==> flow/design.v <==
module rad4_exact(
    input [31:0] x,
    input [10:0] y,
    output [31:0] p
    );
    wire [2:0] sign_factor;
    wire [32:0] PP_2;
    wire [32:0] PP_1;
    wire [32:0] PP_0;
    wire [2:0] tmp1;
    wire [2:0] tmp0;
    assign tmp1 = {y[10],y[10:9]}; 
    assign tmp0 = {y[1:0],1'b0};
    rad4_BE2 PP2_gen(
        .x1(tmp1),
        .y(x),
        .sign_factor(sign_factor[2]),
        .PP(PP_2)
        );
    rad4_BE2 PP1_gen(
        .x1(y[3:1]),
        .y(x),
        .sign_factor(sign_factor[1]),
        .PP(PP_1)
        );
    rad4_BE2 PP0_gen(
        .x1(tmp0),
        .y(x),
        .sign_factor(sign_factor[0]),
        .PP(PP_0)
        );
    PP_add2 Final(
        .sign_factor(sign_factor),
        .PP_2(PP_2),
        .PP_1(PP_1),
        .PP_0(PP_0),
        .p(p)
        );
endmodule
module rad4_BE2(
    input [2:0] x1,
    input [31:0] y,
    output sign_factor,
    output [32:0] PP
    );
    wire one, two, sign;
    code2 encode2_block(
        .one(one),
        .two(two),
        .sign(sign),
        .y2(x1[2]),
        .y1(x1[1]),
        .y0(x1[0])
        );
    wire [32:0] tmp1_pp; 
    assign tmp1_pp = {y[31],y};  
    wire [33:0] out1;
    assign out1[0] = sign;
    genvar i;
    generate
        for ( i = 0; i < 33; i = i+1 )
            begin : pp_rad4_first 
            product2 pp_pr(tmp1_pp[i],out1[i],one,two,sign,PP[i],out1[i+1]);
            end
    endgenerate
    assign sign_factor = sign;
endmodule
module code2(one,two,sign,y2,y1,y0);  
	input y2,y1,y0;                     
	output one,two,sign;                
	wire [1:0]k;                        
	xor x1(one,y0,y1);                  
	xor x2(k[1],y2,y1);                 
	not n1(k[0],one);                   
	and a1(two,k[0],k[1]);              
	assign sign=y2;                     
endmodule   
module product2(x1,x0,one,two,sign,p,i);
	input x1,x0,sign,one,two;
	output p,i;
	wire [1:0] k;
	xor xo1(i,x1,sign);
	and a1(k[1],i,one);
	and a0(k[0],x0,two);
	or o1(p,k[1],k[0]);
endmodule
module sgn_gen2(one,two,sign,sign_factor);
    input sign,one,two;
    output sign_factor;
    wire k;
    or o1(k,one,two);
    and a1(sign_factor,sign,k);
endmodule
module PP_add2(
    input [2:0] sign_factor,
    input [32:0] PP_2,
    input [32:0] PP_1,
    input [32:0] PP_0,
    output [31:0] p
    );
    wire [2:0] E_MSB;
    assign E_MSB[0] = ~ PP_0[32];
    assign E_MSB[1] = ~ PP_1[32];
    assign E_MSB[2] = ~ PP_2[32];
    wire [36:0] sum00_FA;
    wire [36:0] carry00_FA;
    wire [36:0] tmp001_FA;
    wire [36:0] tmp002_FA;
    wire [36:0] tmp003_FA;
    assign tmp001_FA = {E_MSB[0],{3{PP_0[32]}},PP_0};
    assign tmp002_FA = {E_MSB[1],PP_1[32],PP_1,sign_factor[2],sign_factor[0]};
    assign tmp003_FA = {PP_2[26:0],{7{sign_factor[2]}},sign_factor[2],{2{sign_factor[2]}}};
    genvar i001;
    generate
        for (i001 = 0; i001 < 37; i001 = i001 + 1)
            begin : pp_FAd200
            FAd2 pp_FAd2(tmp001_FA[i001],tmp002_FA[i001], tmp003_FA[i001], carry00_FA[i001],sum00_FA[i001]);
            end
    endgenerate
    wire [4:0] sum00_HA;
    wire [4:0] carry00_HA;
    wire [4:0] tmp001_HA;
    wire [4:0] tmp002_HA;
    assign tmp001_HA = {5{1'b1}};
    assign tmp002_HA = {PP_2[31:27]};
    genvar i002;
    generate
        for (i002 = 0; i002 < 5; i002 = i002 + 1)
            begin : pp_HAd200
            HAd2 pp_HAd2(tmp001_HA[i002],tmp002_HA[i002],carry00_HA[i002],sum00_HA[i002]);
            end
    endgenerate
    wire [41:0] tmp_sum;
    wire [41:0] tmp_add1;
    wire [41:0] tmp_add2;
    assign tmp_add1 = {sum00_HA[5:0],sum00_FA};
    assign tmp_add2 = {carry00_HA[4:0],carry00_FA,sign_factor[2]}; 
    assign tmp_sum = tmp_add1 + tmp_add2;
    assign p = tmp_sum[41:10];
endmodule
module FAd2(a,b,c,cy,sm);
	input a,b,c;
	output cy,sm;
	wire x,y,z;
	xor x1(x,a,b);
	xor x2(sm,x,c);
	and a1(y,a,b);
	and a2(z,x,c);
	or o1(cy,y,z);
endmodule 
module HAd2(a,b,cy,sm);
	input a,b;
	output cy,sm;
	xor x1(sm,a,b);
	and a1(cy,a,b);
endmodule 
module rad4_odd(
    input [31:0] x,
    input [10:0] y,
    output [31:0] p
    );
    wire [2:0] sign_factor;
    wire [32:0] PP_2;
    wire [32:0] PP_1;
    wire [32:0] PP_0;
    wire [2:0] tmp;
    assign tmp = {y[6:5],1'b0};
    rad4_BE PP2_gen(
        .x1(y[10:8]),
        .y(x),
        .sign_factor(sign_factor[2]),
        .PP(PP_2)
        );
    rad4_BE PP1_gen(
        .x1(y[4:2]),
        .y(x),
        .sign_factor(sign_factor[1]),
        .PP(PP_1)
        );
    rad4_BE PP0_gen(
        .x1(y[2:0]),
        .y(x),
        .sign_factor(sign_factor[0]),
        .PP(PP_0)
        );
    PP_add Final(
        .sign_factor(sign_factor),
        .PP_2(PP_2),
        .PP_1(PP_1),
        .PP_0(PP_0),
        .p(p)
        );
endmodule
module rad4_BE(
    input [2:0] x1,
    input [31:0] y,
    output sign_factor,
    output [32:0] PP
    );
    wire one, two, sign;
    code encode_block(
        .one(one),
        .two(two),
        .sign(sign),
        .y2(x1[2]),
        .y1(x1[1]),
        .y0(x1[0])
        );
    wire [32:0] tmp1_pp; 
    assign tmp1_pp = {y[31],y};  
    wire [33:0] out1;
    assign out1[0] = sign;
    genvar i;
    generate
        for ( i = 0; i < 33; i = i+1 )
            begin : pp_rad4_first 
            product pp_pr(tmp1_pp[i],out1[i],one,two,sign,PP[i],out1[i+1]);
            end
    endgenerate
    sgn_gen sign_gen(one,two,sign,sign_factor);
endmodule
module code(one,two,sign,y2,y1,y0);  
	input y2,y1,y0;                     
	output one,two,sign;                
	wire [1:0]k;                        
	xor x1(one,y0,y1);                  
	xor x2(k[1],y2,y1);                 
	not n1(k[0],one);                   
	and a1(two,k[0],k[1]);              
	assign sign=y2;                     
endmodule   
module product(x1,x0,one,two,sign,p,i);
	input x1,x0,sign,one,two;
	output p,i;
	wire [1:0] k;
	xor xo1(i,x1,sign);
	and a1(k[1],i,one);
	and a0(k[0],x0,two);
	or o1(p,k[1],k[0]);
endmodule
module sgn_gen(one,two,sign,sign_factor);
    input sign,one,two;
    output sign_factor;
    wire k;
    or o1(k,one,two);
    and a1(sign_factor,sign,k);
endmodule
module PP_add(
    input [2:0] sign_factor,
    input [32:0] PP_2,
    input [32:0] PP_1,
    input [32:0] PP_0,
    output [31:0] p
    );
    wire [2:0] E_MSB;
    assign E_MSB[0] = ~ PP_0[32];
    assign E_MSB[1] = ~ PP_1[32];
    assign E_MSB[2] = ~ PP_2[32];
    wire [36:0] sum00_FA;
    wire [36:0] carry00_FA;
    wire [36:0] tmp001_FA;
    wire [36:0] tmp002_FA;
    wire [36:0] tmp003_FA;
    assign tmp001_FA = {E_MSB[0],{3{PP_0[32]}},PP_0};
    assign tmp002_FA = {E_MSB[1],PP_1[32],PP_1,sign_factor[2],sign_factor[0]};
    assign tmp003_FA = {PP_2[28:0],{5{sign_factor[2]}},sign_factor[2],{2{sign_factor[2]}}};
    genvar i001;
    generate
        for (i001 = 0; i001 < 37; i001 = i001 + 1)
            begin : pp_fad00
            FAd pp_fad(tmp001_FA[i001],tmp002_FA[i001], tmp003_FA[i001], carry00_FA[i001],sum00_FA[i001]);
            end
    endgenerate
    wire [4:0] sum00_HA;
    wire [4:0] carry00_HA;
    wire [4:0] tmp001_HA;
    wire [4:0] tmp002_HA;
    assign tmp001_HA = {5{1'b1}};
    assign tmp002_HA = {PP_2[32],PP_2[32:29]};
    genvar i002;
    generate
        for (i002 = 0; i002 < 5; i002 = i002 + 1)
            begin : pp_had00
            HAd pp_had(tmp001_HA[i002],tmp002_HA[i002],carry00_HA[i002],sum00_HA[i002]);
            end
    endgenerate
    wire [41:0] tmp_sum;
    wire [41:0] tmp_add1;
    wire [41:0] tmp_add2;
    assign tmp_add1 = {sum00_HA[4:0],sum00_FA,1'b0};  
    assign tmp_add2 = {carry00_HA[3:0],carry00_FA,1'b0,1'b0};  
    assign tmp_sum = tmp_add1 + tmp_add2;
    assign p = tmp_sum[41:10];
endmodule
module FAd(a,b,c,cy,sm);
	input a,b,c;
	output cy,sm;
	wire x,y,z;
	xor x1(x,a,b);
	xor x2(sm,x,c);
	and a1(y,a,b);
	and a2(z,x,c);
	or o1(cy,y,z);
endmodule 
module HAd(a,b,cy,sm);
	input a,b;
	output cy,sm;
	xor x1(sm,a,b);
	and a1(cy,a,b);
endmodule 
module rad4_odd_trunc(
    input [31:0] x,
    input [10:0] y,
    output [31:0] p
    );
    wire [2:0] sign_factor;
    wire [32:0] PP_2;
    wire [32:0] PP_1;
    wire [32:0] PP_0;
    wire [2:0] tmp;
    assign tmp = {y[6:5],1'b0};
    rad4_BE5 PP2_gen(
        .x1(y[10:8]),
        .y(x),
        .sign_factor(sign_factor[2]),
        .PP(PP_2)
        );
    rad4_BE5 PP1_gen(
        .x1(y[8:6]),
        .y(x),
        .sign_factor(sign_factor[1]),
        .PP(PP_1)
        );
    rad4_BE5 PP0_gen(
        .x1(tmp),
        .y(x),
        .sign_factor(sign_factor[0]),
        .PP(PP_0)
        );
    PP_add5 Final(
        .sign_factor(sign_factor),
        .PP_2(PP_2),
        .PP_1(PP_1),
        .PP_0(PP_0),
        .p(p)
        );
endmodule
module rad4_BE5(
    input [2:0] x1,
    input [31:0] y,
    output sign_factor,
    output [32:0] PP
    );
    wire one, two, sign;
    code5 encode5_block(
        .one(one),
        .two(two),
        .sign(sign),
        .y2(x1[2]),
        .y1(x1[1]),
        .y0(x1[0])
        );
    wire [32:0] tmp1_pp; 
    assign tmp1_pp = {y[31],y};  
    wire [33:0] out1;
    assign out1[0] = sign;
    genvar i;
    generate
        for ( i = 0; i < 33; i = i+1 )
            begin : pp_rad4_first 
            product5 pp_pr(tmp1_pp[i],out1[i],one,two,sign,PP[i],out1[i+1]);
            end
    endgenerate
    sgn_gen5 sign_gen(one,two,sign,sign_factor);
endmodule
module code5(one,two,sign,y2,y1,y0);  
	input y2,y1,y0;                     
	output one,two,sign;                
	wire [1:0]k;                        
	xor x1(one,y0,y1);                  
	xor x2(k[1],y2,y1);                 
	not n1(k[0],one);                   
	and a1(two,k[0],k[1]);              
	assign sign=y2;                     
endmodule   
module product5(x1,x0,one,two,sign,p,i);
	input x1,x0,sign,one,two;
	output p,i;
	wire [1:0] k;
	xor xo1(i,x1,sign);
	and a1(k[1],i,one);
	and a0(k[0],x0,two);
	or o1(p,k[1],k[0]);
endmodule
module sgn_gen5(one,two,sign,sign_factor);
    input sign,one,two;
    output sign_factor;
    wire k;
    or o1(k,one,two);
    and a1(sign_factor,sign,k);
endmodule
module PP_add5(
    input [2:0] sign_factor,
    input [32:0] PP_2,
    input [32:0] PP_1,
    input [32:0] PP_0,
    output [31:0] p
    );
    wire [34:0] sum00_FA;
    wire [34:0] carry00_FA;
    wire [34:0] tmp001_FA;
    wire [34:0] tmp002_FA;
    wire [34:0] tmp003_FA;
    assign tmp001_FA = {{5{PP_0[32]}},PP_0[32:4],PP_0[2]};
    assign tmp002_FA = {{3{PP_1[32]}},PP_1[32:2],PP_1[0]};
    assign tmp003_FA = {PP_2[32],PP_2,sign_factor[1]};
    genvar i001;
    generate
        for (i001 = 0; i001 < 35; i001 = i001 + 1)
            begin : pp_FAd500
            FAd5 pp_FAd5(tmp001_FA[i001],tmp002_FA[i001], tmp003_FA[i001], carry00_FA[i001],sum00_FA[i001]);
            end
    endgenerate
    wire sum00_HA;
    wire carry00_HA;
    HAd5 pp_HAd500(PP_0[3],PP_1[1],carry00_HA,sum00_HA);
    wire sum10_FA;
    wire carry10_FA;
    FAd5 pp_FAd510(sum00_FA[1],carry00_HA,sign_factor[2],carry10_FA,sum10_FA);
    wire [32:0] sum10_HA;
    wire [32:0] carry10_HA;
    wire [32:0] tmp011_HA;
    wire [32:0] tmp012_HA;
    assign tmp011_HA = {sum00_FA[34:2]};
    assign tmp012_HA = {carry00_FA[33:1]};
    genvar i002;
    generate
        for (i002 = 0; i002 < 33; i002 = i002 + 1)
            begin : pp_HAd510
            HAd5 pp_FAd5(tmp011_HA[i002],tmp012_HA[i002], carry10_HA[i002],sum10_HA[i002]);
            end
    endgenerate
    wire [42:0] tmp_sum;
    wire [42:0] tmp_add1;
    wire [42:0] tmp_add2;
    assign tmp_add1 = {sum10_HA,sum10_FA,sum00_HA,sum00_FA[0],PP_0[1:0],5'b0};
    assign tmp_add2 = {carry10_HA[31:0],carry10_FA,1'b0,carry00_FA[0],2'b0,sign_factor[0],5'b0}; 
    assign tmp_sum = tmp_add1 + tmp_add2;
    assign p = {tmp_sum[41:10]};
endmodule
module FAd5(a,b,c,cy,sm);
	input a,b,c;
	output cy,sm;
	wire x,y,z;
	xor x1(x,a,b);
	xor x2(sm,x,c);
	and a1(y,a,b);
	and a2(z,x,c);
	or o1(cy,y,z);
endmodule 
module HAd5(a,b,cy,sm);
	input a,b;
	output cy,sm;
	xor x1(sm,a,b);
	and a1(cy,a,b);
endmodule 
module rad4_odd_trunc1(
    input [31:0] x,
    input [10:0] y,
    output [31:0] p
    );
    wire [2:0] sign_factor;
    wire [32:0] PP_2;
    wire [32:0] PP_1;
    wire [32:0] PP_0;
    wire [2:0] tmp;
    assign tmp = {y[6:5],1'b0};
    rad4_BE4 PP2_gen(
        .x1(y[10:8]),
        .y(x),
        .sign_factor(sign_factor[2]),
        .PP(PP_2)
        );
    rad4_BE4 PP1_gen(
        .x1(y[8:6]),
        .y(x),
        .sign_factor(sign_factor[1]),
        .PP(PP_1)
        );
    rad4_BE4 PP0_gen(
        .x1(tmp),
        .y(x),
        .sign_factor(sign_factor[0]),
        .PP(PP_0)
        );
    PP_add4 Final(
        .sign_factor(sign_factor),
        .PP_2(PP_2),
        .PP_1(PP_1),
        .PP_0(PP_0),
        .p(p)
        );
endmodule
module rad4_BE4(
    input [2:0] x1,
    input [31:0] y,
    output sign_factor,
    output [32:0] PP
    );
    wire one, two, sign;
    code4 encode4_block(
        .one(one),
        .two(two),
        .sign(sign),
        .y2(x1[2]),
        .y1(x1[1]),
        .y0(x1[0])
        );
    wire [32:0] tmp1_pp; 
    assign tmp1_pp = {y[31],y};  
    wire [33:0] out1;
    assign out1[0] = sign;
    genvar i;
    generate
        for ( i = 0; i < 33; i = i+1 )
            begin : pp_rad4_first 
            product4 pp_pr(tmp1_pp[i],out1[i],one,two,sign,PP[i],out1[i+1]);
            end
    endgenerate
    sgn_gen4 sign_gen(one,two,sign,sign_factor);
endmodule
module code4(one,two,sign,y2,y1,y0);  
	input y2,y1,y0;                     
	output one,two,sign;                
	wire [1:0]k;                        
	xor x1(one,y0,y1);                  
	xor x2(k[1],y2,y1);                 
	not n1(k[0],one);                   
	and a1(two,k[0],k[1]);              
	assign sign=y2;                     
endmodule   
module product4(x1,x0,one,two,sign,p,i);
	input x1,x0,sign,one,two;
	output p,i;
	wire [1:0] k;
	xor xo1(i,x1,sign);
	and a1(k[1],i,one);
	and a0(k[0],x0,two);
	or o1(p,k[1],k[0]);
endmodule
module sgn_gen4(one,two,sign,sign_factor);
    input sign,one,two;
    output sign_factor;
    wire k;
    or o1(k,one,two);
    and a1(sign_factor,sign,k);
endmodule
module PP_add4(
    input [2:0] sign_factor,
    input [32:0] PP_2,
    input [32:0] PP_1,
    input [32:0] PP_0,
    output [31:0] p
    );
    wire [34:0] sum00_FA;
    wire [34:0] carry00_FA;
    wire [34:0] tmp001_FA;
    wire [34:0] tmp002_FA;
    wire [34:0] tmp003_FA;
    assign tmp001_FA = {{5{PP_0[32]}},PP_0[32:4],PP_0[2]};
    assign tmp002_FA = {{3{PP_1[32]}},PP_1[32:2],PP_1[0]};
    assign tmp003_FA = {PP_2[32],PP_2,sign_factor[1]};
    genvar i001;
    generate
        for (i001 = 0; i001 < 35; i001 = i001 + 1)
            begin : pp_FAd400
            FAd4 pp_FAd4(tmp001_FA[i001],tmp002_FA[i001], tmp003_FA[i001], carry00_FA[i001],sum00_FA[i001]);
            end
    endgenerate
    wire sum00_HA;
    wire carry00_HA;
    HAd4 pp_HAd400(PP_0[3],PP_1[1],carry00_HA,sum00_HA);
    wire sum10_FA;
    wire carry10_FA;
    FAd4 pp_FAd410(sum00_FA[1],carry00_HA,sign_factor[2],carry10_FA,sum10_FA);
    wire [32:0] sum10_HA;
    wire [32:0] carry10_HA;
    wire [32:0] tmp011_HA;
    wire [32:0] tmp012_HA;
    assign tmp011_HA = {sum00_FA[34:2]};
    assign tmp012_HA = {carry00_FA[33:1]};
    genvar i002;
    generate
        for (i002 = 0; i002 < 33; i002 = i002 + 1)
            begin : pp_HAd410
            HAd4 pp_FAd4(tmp011_HA[i002],tmp012_HA[i002], carry10_HA[i002],sum10_HA[i002]);
            end
    endgenerate
    wire [42:0] tmp_sum;
    wire [42:0] tmp_add1;
    wire [42:0] tmp_add2;
    assign tmp_add1 = {sum10_HA,sum10_FA,sum00_HA,sum00_FA[0],PP_0[1:0],5'b0};
    assign tmp_add2 = {carry10_HA[31:0],carry10_FA,1'b0,carry00_FA[0],2'b0,sign_factor[0],5'b0}; 
    assign tmp_sum = tmp_add1 + tmp_add2;
    assign p = {tmp_sum[41:10]};
endmodule
module FAd4(a,b,c,cy,sm);
	input a,b,c;
	output cy,sm;
	wire x,y,z;
	xor x1(x,a,b);
	xor x2(sm,x,c);
	and a1(y,a,b);
	and a2(z,x,c);
	or o1(cy,y,z);
endmodule 
module HAd4(a,b,cy,sm);
	input a,b;
	output cy,sm;
	xor x1(sm,a,b);
	and a1(cy,a,b);
endmodule 
module fos_exact_v1(
    input [31:0] x_in,
    input [10:0] a1,
    input clk,
    input reset,
    output [31:0] y_out);
    wire signed [31:0] Data_feedforward;
    wire signed [31:0] Data_feedback;
    wire signed [31:0] sum0;
    reg signed  [31:0] Samples_in1; 
    reg signed  [31:0] Samples_in2; 
    reg signed  [31:0] Samples_out; 
    assign Data_feedforward = {Samples_in2}; 
    assign y_out = Samples_in1 - Data_feedforward - Data_feedback; 
    rad4_odd_trunc mult(Samples_out,a1,Data_feedback);
   always @ (posedge clk) 
   if(reset == 1) begin
         Samples_in1 <= 0; 
         Samples_in2 <= 0; 
         Samples_out <= 0; 
      end 
   else begin 
      Samples_in1 <= x_in; 
      Samples_in2 <= Samples_in1; 
      Samples_out <= y_out; 
   end 
endmodule
module fos_exact_v2(
    input [31:0] x_in,
    input [10:0] a1,
    input clk,
    input reset,
    output [31:0] y_out);
    wire signed [31:0] Data_feedforward;
    wire signed [31:0] Data_feedback;
    wire signed [31:0] sum0;
    reg signed  [31:0] Samples_in1; 
    reg signed  [31:0] Samples_in2; 
    reg signed  [31:0] Samples_out; 
    assign Data_feedforward = {Samples_in2}; 
    assign y_out = Samples_in1 - Data_feedforward - Data_feedback; 
    rad4_exact mult(Samples_out,a1,Data_feedback);
   always @ (posedge clk) 
   if(reset == 1) begin
         Samples_in1 <= 0; 
         Samples_in2 <= 0; 
         Samples_out <= 0; 
      end 
   else begin 
      Samples_in1 <= x_in; 
      Samples_in2 <= Samples_in1; 
      Samples_out <= y_out; 
   end 
endmodule
module fos_exact_v3(
    input [31:0] x_in,
    input [10:0] a1,
    input [10:0] b1,
    input clk,
    input reset,
    output [31:0] y_out);
    wire signed [31:0] Data_feedforward;
    wire signed [31:0] Data_feedback;
    wire signed [31:0] sum0;
    reg signed  [31:0] Samples_in1; 
    reg signed  [31:0] Samples_in2; 
    reg signed  [31:0] Samples_out; 
    assign y_out = Samples_in1 + Data_feedforward - Data_feedback; 
    rad4_odd_trunc1 mult(Samples_out,a1,Data_feedback);
    rad4_odd_trunc1 mult1(Samples_in2,b1,Data_feedforward);                     
   always @ (posedge clk) 
   if(reset == 1) begin
         Samples_in1 <= 0; 
         Samples_in2 <= 0; 
         Samples_out <= 0; 
      end 
   else begin 
      Samples_in1 <= x_in; 
      Samples_in2 <= Samples_in1; 
      Samples_out <= y_out; 
   end 
endmodule
module fos_exact_v4(
    input [31:0] x_in,
    input [10:0] a1,
    input clk,
    input reset,
    output [31:0] y_out);
    wire signed [31:0] Data_feedforward;
    wire signed [31:0] Data_feedback;
    wire signed [31:0] sum0;
    reg signed  [31:0] Samples_in1; 
    reg signed  [31:0] Samples_in2; 
    reg signed  [31:0] Samples_out; 
    assign y_out = Samples_in1 - Data_feedback; 
    rad4_odd mult(Samples_out,a1,Data_feedback);
   always @ (posedge clk) 
   if(reset == 1) begin
         Samples_in1 <= 0; 
         Samples_in2 <= 0; 
         Samples_out <= 0; 
      end 
   else begin 
      Samples_in1 <= x_in; 
      Samples_in2 <= Samples_in1; 
      Samples_out <= y_out; 
   end 
endmodule
`timescale 1ns / 10ps
module a_filter_approx(
    input [31:0] x_in,
    input clk,
    input [5:0] reset,
    output [31:0] y_out);
    wire [10:0] a1_1;
    wire [10:0] a1_2;
    wire [10:0] a1_3;
    wire [10:0] a1_4;
    wire [10:0] b1;
    assign a1_1 = -11'sd192;
    assign a1_2 = -11'sd1021;
    assign a1_3 = -11'sd928;
    assign a1_4 = -11'sd1010;
    assign b1 = 11'sd307;
    wire [31:0] y_1;
    wire [31:0] y_2;
    wire [31:0] y_3;
    wire [31:0] y_4;
    wire [31:0] y_5;
    fos_exact_v4 first_stage(x_in,a1_4,clk,reset[0],y_1);
    fos_exact_v3 second_stage(y_1,a1_3,b1,clk,reset[1],y_2);
    fos_exact_v2 third_stage(y_2,a1_2,clk,reset[2],y_3);
    fos_exact_v2 fourth_stage(y_3,a1_2,clk,reset[3],y_4);
    fos_exact_v1 fifth_stage(y_4,a1_1,clk,reset[4],y_5);
    fos_exact_v1 sixth_stage(y_5,a1_1,clk,reset[5],y_out);
endmodule
# --- From RTL to reports: a_filter_approx ---
# Each step is given for the RTL above and for the edited RTL.
# Lines under "orig" count in the file above, lines under "edited" in the edited file.
# "diff": "edited" minus "orig" as printed here. "rel_change_pct": 100 x difference / "orig".
# Library cell names are shortened.
design:
  top: "a_filter_approx"
  clk_port: "clk"
  cell_library: "sky130hd"
  lib_corner: "tt_025C_1v80"

# --- The edit ---
# The edit as a unified diff against the file above.
# The edited RTL no longer does the same as the RTL above: the edit was made by script, with no optimisation intended.
# begin of diff
@@ -688,5 +688,5 @@
     reg signed  [31:0] Samples_in2; 
     reg signed  [31:0] Samples_out; 
-    assign y_out = Samples_in1 + Data_feedforward - Data_feedback; 
+    assign y_out = Samples_in1 - Data_feedforward - Data_feedback; 
     rad4_odd_trunc1 mult(Samples_out,a1,Data_feedback);
     rad4_odd_trunc1 mult1(Samples_in2,b1,Data_feedforward);                     
# end of diff

# --- Elaborated design ---
# Source: Yosys, flattened and elaborated, memories not mapped. Widths are those after wreduce; folded enables and synchronous resets count as part of the registers. Registers that Yosys merges into a memory's read port (data or address) are not register bits. Print and check cells do not count. Equal cells are merged and count once.
word_totals:
  columns: ["element", "orig", "edited", "diff", "rel_change_pct"]
  rows:
  - ["regBits", 544, 544, 0, 0.00]
  - ["elab_cells", 1416, 1416, 0, 0.00]
op_classes:
  columns: ["element", "orig", "edited", "diff", "rel_change_pct"]
  rows:
  - ["n_addsub", 18, 18, 0, 0.00]
  - ["logic", 1381, 1381, 0, 0.00]
ops:
  columns: ["op", "orig", "edited", "diff", "rel_change_pct"]
  rows:
  - ["32-bit subtractor", 8, 9, 1, 12.50]
  - ["32-bit adder", 1, 0, -1, -100.00]
  - ["1-bit bitwise XOR", 492, 492, 0, 0.00]
  - ["1-bit bitwise AND", 484, 484, 0, 0.00]
  - ["1-bit NOT", 250, 250, 0, 0.00]
  - ["1-bit OR", 155, 155, 0, 0.00]
  - ["42-bit adder", 5, 5, 0, 0.00]
  - ["40-bit by 40-bit adder with 41-bit output", 2, 2, 0, 0.00]
  - ["32-bit by 31-bit subtractor with 32-bit output", 2, 2, 0, 0.00]

# --- Logic depth ---
# Depth = most cells in a row (Yosys ltp): at word level without a register or memory, in the mapped netlist without a sequential cell, where the memories' decode and read muxes count.
depth:
  columns: ["element", "orig", "edited", "diff", "rel_change_pct"]
  rows:
  - ["depth_word", 8, 8, 0, 0.00]
  - ["ABC_AREA", "0", "0", null, null]
  - ["ltp_mapped", 31, 31, 0, 0.00]
  - ["ltp_nobuf", 31, 30, -1, -3.23]

# --- Synthesis result ---
# The flow's flattened synthesis, as Yosys stat reports it; memories are mapped. The netlist is that of the ABC_AREA named above (0 if unset); the other value can give another one.
mapped:
  columns: ["element", "orig", "edited", "diff", "rel_change_pct"]
  rows:
  - ["mapped_cells", 5048, 5099, 51, 1.01]
  - ["yosys_area_um2", 43758.2, 43983.4, 225.2, 0.51]
  - ["seqArea_um2", 10890.4, 10890.4, 0.0, 0.00]
  - ["ff_cells", 544, 544, 0, 0.00]
  - ["n_buf", 71, 77, 6, 8.45]
types:
  columns: ["cell", "orig", "edited", "diff", "rel_change_pct"]
  rows:
  - ["a21o_1", 183, 156, -27, -14.75]
  - ["xnor2_1", 216, 237, 21, 9.72]
  - ["a21oi_1", 298, 317, 19, 6.38]
  - ["nor3_1", 60, 45, -15, -25.00]
  - ["nand2_1", 159, 173, 14, 8.81]
  - ["xor2_1", 143, 154, 11, 7.69]
  - ["nor2_1", 620, 630, 10, 1.61]
  - ["and3_1", 30, 20, -10, -33.33]
  - ["nor2b_1", 141, 150, 9, 6.38]
  - ["inv_1", 944, 937, -7, -0.74]
  - ["o21ai_0", 149, 156, 7, 4.70]
  - ["o21bai_1", 39, 46, 7, 17.95]
  - ["a311oi_1", 8, 1, -7, -87.50]
  - ["and4_1", 8, 15, 7, 87.50]
  - ["buf_1", 3, 10, 7, 233.33]
  - ["a31oi_1", 31, 37, 6, 19.35]
  - ["nand4_1", 28, 34, 6, 21.43]
  - ["o31ai_1", 21, 16, -5, -23.81]
# The list need not be complete.
# By module: a second synthesis without flattening, with its own total; a netlist apart from the flattened one above.
unflattened:
  columns: ["element", "orig", "edited", "diff", "rel_change_pct"]
  rows:
  - ["cells_unflattened", 6984, 6906, -78, -1.12]
  - ["hier_area_um2", 63141.8, 62756.4, -385.4, -0.61]
# Rows give one instance, submodules left out.
by_module_orig:
  columns: ["module", "instances", "n_cells", "area_um2", "seq_area_um2"]
  rows:
  - ["fos_exact_v1", 2, 610, 5600.4, 1921.8]
  - ["fos_exact_v2", 2, 597, 5576.6, 1921.8]
  - ["fos_exact_v3", 1, 648, 5679.2, 1921.8]
  - ["PP_add2", 2, 288, 2085.8, 0.0]
  - ["fos_exact_v4", 1, 406, 3535.9, 1281.2]
  - ["(no name shown)", 198, 2, 17.5, 0.0]
  - ["(no name shown)", 198, 2, 17.5, 0.0]
  - ["(no name shown)", 198, 2, 17.5, 0.0]
  - ["PP_add4", 2, 195, 1435.1, 0.0]
  - ["PP_add5", 2, 195, 1435.1, 0.0]
  - ["PP_add", 1, 249, 1844.3, 0.0]
  - ["(no name shown)", 99, 2, 17.5, 0.0]
  - ["FAd2", 74, 1, 20.0, 0.0]
  - ["FAd4", 70, 1, 20.0, 0.0]
# orig: Further modules, not shown: 22.
by_module_edited:
  columns: ["module", "instances", "n_cells", "area_um2", "seq_area_um2"]
  rows:
  - ["fos_exact_v1", 2, 610, 5600.4, 1921.8]
  - ["fos_exact_v2", 2, 575, 5415.2, 1921.8]
  - ["fos_exact_v3", 1, 614, 5616.6, 1921.8]
  - ["PP_add2", 2, 288, 2085.8, 0.0]
  - ["fos_exact_v4", 1, 406, 3535.9, 1281.2]
  - ["(no name shown)", 198, 2, 17.5, 0.0]
  - ["(no name shown)", 198, 2, 17.5, 0.0]
  - ["(no name shown)", 198, 2, 17.5, 0.0]
  - ["PP_add4", 2, 195, 1435.1, 0.0]
  - ["PP_add5", 2, 195, 1435.1, 0.0]
  - ["PP_add", 1, 249, 1844.3, 0.0]
  - ["(no name shown)", 99, 2, 17.5, 0.0]
  - ["FAd2", 74, 1, 20.0, 0.0]
  - ["FAd4", 70, 1, 20.0, 0.0]
# edited: Further modules, not shown: 22.

# --- Path before layout ---
# Source: OpenSTA report_checks on the synthesized netlist (no wires, ideal clock, input and output delay 20% of the period each), path of least setup slack; recovery checks are left aside. Register names are those of the netlist, which keeps one name where synthesis merged equal registers.
synth_path:
  columns: ["element", "orig", "edited", "diff", "rel_change_pct"]
  rows:
  - ["path_kind", "reg2out", "reg2out", null, null]
  - ["start", "register sixth_stage.Samples_out[5]", "register sixth_stage.Samples_out[7]", null, null]
  - ["end", "output y_out[31]", "output y_out[30]", null, null]
  - ["tclk_ns", 10.0, 10.0, 0.0, 0.00]
  - ["output_delay_ns", 2.000, 2.000, 0.000, 0.00]
  - ["t_first_pin_ns", 0.000, 0.000, 0.000, null]
  - ["t_arrival_ns", 5.288, 5.661, 0.373, 7.05]
  - ["setup_slack_ns", 2.712, 2.339, -0.373, null]
  - ["delay_ns", 5.288, 5.661, 0.373, 7.05]
  - ["driving_pins", 26, 26, 0, 0.00]
  - ["path_buffers", 0, 0, 0, null]
  - ["synth_period_reached_ns", 7.288, 7.661, 0.373, 5.12]
# "delay_ns" = arrival - input delay + setup time.
# A path that ends at an output port has no setup time.
# "driving_pins" counts driving pins, that of a launching flip-flop among them; a cell with two outputs on the path counts twice.
# "synth_period_reached_ns" = period - worst setup slack (recovery checks aside). The figure is calculated, with input and output delays left at 20% of the set period.
# The rows between start and end are the longest chain of elaborated cells between them; the timing report does not say that the signal goes this way. Where chains are equally long, one stands for them.
# Each line given opens the expression or statement behind the cell; cells for indexed reads and writes are added by Yosys, which also makes memories of some case tables.
synth_between_orig:
  path_cell_list: "dfxtp_1 inv_1 ha_1 ha_1 ha_1 a21oi_1 o21ai_1 o311a_1 o211ai_1 a21oi_1 a21o_1 a21oi_1 xnor2_1 fa_1 inv_1 ha_1 a21o_1 a21o_1 a21oi_1 o21ai_0 a41oi_1 inv_1 a211o_1 o211ai_1 a21oi_1 xnor3_1"
  elab_chain_len: 5
  cone_cells: 13
  lines_between: 6
  classes_between: "2 x add/sub; 11 x logic"
synth_rtl_orig:
  columns: ["element", "line", "text"]
  rows:
  - ["start: declaration", 634, "reg signed  [31:0] Samples_out;"]
  - ["start: assignment", 642, "Samples_out <= 0;"]
  - ["start: assignment", 647, "Samples_out <= y_out;"]
  - ["1-bit NOT", null, null]
  - ["1-bit bitwise XOR", 455, "xor x1(x,a,b);"]
  - ["1-bit bitwise XOR", 464, "xor x1(sm,a,b);"]
  - ["40-bit by 40-bit adder with 41-bit output", 448, "assign tmp_sum = tmp_add1 + tmp_add2;"]
  - ["32-bit by 31-bit subtractor with 32-bit output", 636, "assign y_out = Samples_in1 - Data_feedforward - Data_feedback;"]
  - ["end: declaration", 736, "output [31:0] y_out);"]
synth_between_edited:
  path_cell_list: "dfxtp_1 inv_1 ha_1 ha_1 ha_1 a211o_1 a31o_2 a2111oi_0 a211oi_1 a31o_2 o21ai_0 nand2b_1 a21oi_1 xnor2_1 fa_1 inv_1 ha_1 a21o_1 a21o_1 a21o_1 a22o_1 a31oi_1 a21oi_1 and4_1 a2111oi_0 xnor2_1"
  elab_chain_len: 5
  cone_cells: 13
  lines_between: 6
  classes_between: "2 x add/sub; 11 x logic"
synth_rtl_edited:
  columns: ["element", "line", "text"]
  rows:
  - ["start: declaration", 634, "reg signed  [31:0] Samples_out;"]
  - ["start: assignment", 642, "Samples_out <= 0;"]
  - ["start: assignment", 647, "Samples_out <= y_out;"]
  - ["1-bit NOT", null, null]
  - ["1-bit bitwise XOR", 455, "xor x1(x,a,b);"]
  - ["1-bit bitwise XOR", 464, "xor x1(sm,a,b);"]
  - ["40-bit by 40-bit adder with 41-bit output", 448, "assign tmp_sum = tmp_add1 + tmp_add2;"]
  - ["32-bit by 31-bit subtractor with 32-bit output", 636, "assign y_out = Samples_in1 - Data_feedforward - Data_feedback;"]
  - ["end: declaration", 736, "output [31:0] y_out);"]

# --- Path in the finished layout ---
# From the final timing report of the runs of set A: the path of least setup slack in the routed layout; clock arrival at registers is part of the times.
layout_path:
  columns: ["element", "orig", "edited", "diff", "rel_change_pct"]
  rows:
  - ["path_kind", "reg2out", "reg2out", null, null]
  - ["start", "register sixth_stage.Samples_out[5]", "register sixth_stage.Samples_out[13]", null, null]
  - ["end", "output y_out[31]", "output y_out[29]", null, null]
  - ["tclk_ns", 9.35, 9.35, 0.00, 0.00]
  - ["output_delay_ns", 1.87, 1.87, 0.00, 0.00]
  - ["t_first_pin_ns", 0.60, 0.66, 0.06, 10.00]
  - ["t_arrival_ns", 7.05, 6.98, -0.07, -0.99]
  - ["setup_slack_ns", 0.43, 0.50, 0.07, null]
  - ["driving_pins", 27, 28, 1, 3.70]
  - ["path_buffers", 1, 1, 0, 0.00]
# The rows between start and end are the longest chain of elaborated cells between them; the timing report does not say that the signal goes this way. Where chains are equally long, one stands for them.
layout_between_orig:
  path_cell_list: "dfxtp_1 inv_1 ha_1 ha_1 ha_1 a21oi_1 o21ai_1 o311a_1 o211ai_1 a21oi_2 a21o_1 a21oi_1 xnor2_1 fa_1 inv_1 ha_1 a21o_1 a21o_1 a21oi_1 o21ai_0 a41oi_1 inv_1 a211o_1 o211ai_1 a21oi_1 xnor3_1 clkdlybuf4s50_1"
  elab_chain_len: 5
  cone_cells: 13
  lines_between: 6
  classes_between: "2 x add/sub; 11 x logic"
layout_rtl_orig:
  columns: ["element", "line", "text"]
  rows:
  - ["start: declaration", 634, "reg signed  [31:0] Samples_out;"]
  - ["start: assignment", 642, "Samples_out <= 0;"]
  - ["start: assignment", 647, "Samples_out <= y_out;"]
  - ["1-bit NOT", null, null]
  - ["1-bit bitwise XOR", 455, "xor x1(x,a,b);"]
  - ["1-bit bitwise XOR", 464, "xor x1(sm,a,b);"]
  - ["40-bit by 40-bit adder with 41-bit output", 448, "assign tmp_sum = tmp_add1 + tmp_add2;"]
  - ["32-bit by 31-bit subtractor with 32-bit output", 636, "assign y_out = Samples_in1 - Data_feedforward - Data_feedback;"]
  - ["end: declaration", 736, "output [31:0] y_out);"]
layout_between_edited:
  path_cell_list: "dfxtp_1 inv_1 ha_1 ha_1 ha_1 a211o_1 a21oi_1 nor3b_2 o21ai_0 a21oi_1 nor2b_1 o21ai_0 nand2b_1 xor2_1 fa_1 inv_1 ha_1 a21o_1 a21o_1 a2111oi_2 o21a_1 nand2_1 a41oi_2 o31ai_1 o21a_1 nor2_1 xnor2_1 clkdlybuf4s50_1"
  elab_chain_len: 5
  cone_cells: 13
  lines_between: 6
  classes_between: "2 x add/sub; 11 x logic"
layout_rtl_edited:
  columns: ["element", "line", "text"]
  rows:
  - ["start: declaration", 634, "reg signed  [31:0] Samples_out;"]
  - ["start: assignment", 642, "Samples_out <= 0;"]
  - ["start: assignment", 647, "Samples_out <= y_out;"]
  - ["1-bit NOT", null, null]
  - ["1-bit bitwise XOR", 455, "xor x1(x,a,b);"]
  - ["1-bit bitwise XOR", 464, "xor x1(sm,a,b);"]
  - ["40-bit by 40-bit adder with 41-bit output", 448, "assign tmp_sum = tmp_add1 + tmp_add2;"]
  - ["32-bit by 31-bit subtractor with 32-bit output", 636, "assign y_out = Samples_in1 - Data_feedforward - Data_feedback;"]
  - ["end: declaration", 736, "output [31:0] y_out);"]

# --- Measured runs ---
# Both versions went through the flow (Yosys, OpenROAD) with the same settings in each pair. Constraints: input delay and output delay 20% of the set period each, output load 0.01 pF.
flow_settings_set_A:
  CORE_UTILIZATION: 40
  period_ns: 9.35
  CAP_MARGIN: 20
  CORE_MARGIN: 2
  SLEW_MARGIN: 20
results_set_A:
  columns: ["element", "orig", "edited", "diff", "rel_change_pct"]
  rows:
  - ["yosys_chip_area_um2", 43758.2, 43983.4, 225.2, 0.51]
  - ["dieArea_um2", 112058.0, 112627.0, 569.0, 0.51]
  - ["final_cell_area_um2", 48216.2, 48459.0, 242.8, 0.50]
  - ["finish.utilization_pct", 44.4, 44.5, 0.1, null]
  - ["final_setup_ws_ns", 0.426, 0.501, 0.075, null]
  - ["hold_ws_ns", 0.452, 0.456, 0.004, null]
  - ["timing.achieved_period_ns", 8.924, 8.849, -0.075, -0.84]
flow_settings_set_B:
  CAP_MARGIN: 30
  CORE_ASPECT_RATIO: 1.41
  CORE_UTILIZATION: 56
  MIN_ROUTING_LAYER: "met2"
  PLACE_DENSITY: 0.62
  SLEW_MARGIN: 25
  period_ns: 14.7
  CORE_MARGIN: 2
results_set_B:
  columns: ["element", "orig", "edited", "diff", "rel_change_pct"]
  rows:
  - ["yosys_chip_area_um2", 43758.2, 43983.4, 225.2, 0.51]
  - ["dieArea_um2", 80425.0, 80832.3, 407.3, 0.51]
  - ["final_cell_area_um2", 47844.6, 47867.2, 22.6, 0.05]
  - ["finish.utilization_pct", 61.8, 61.2, -0.6, null]
  - ["final_setup_ws_ns", 4.320, 3.867, -0.453, null]
  - ["hold_ws_ns", 0.441, 0.448, 0.007, null]
  - ["timing.achieved_period_ns", 10.380, 10.833, 0.453, 4.36]
# "timing.achieved_period_ns" = clock period - worst setup slack. The figure is calculated, with input and output delays left at 20% of the set period.
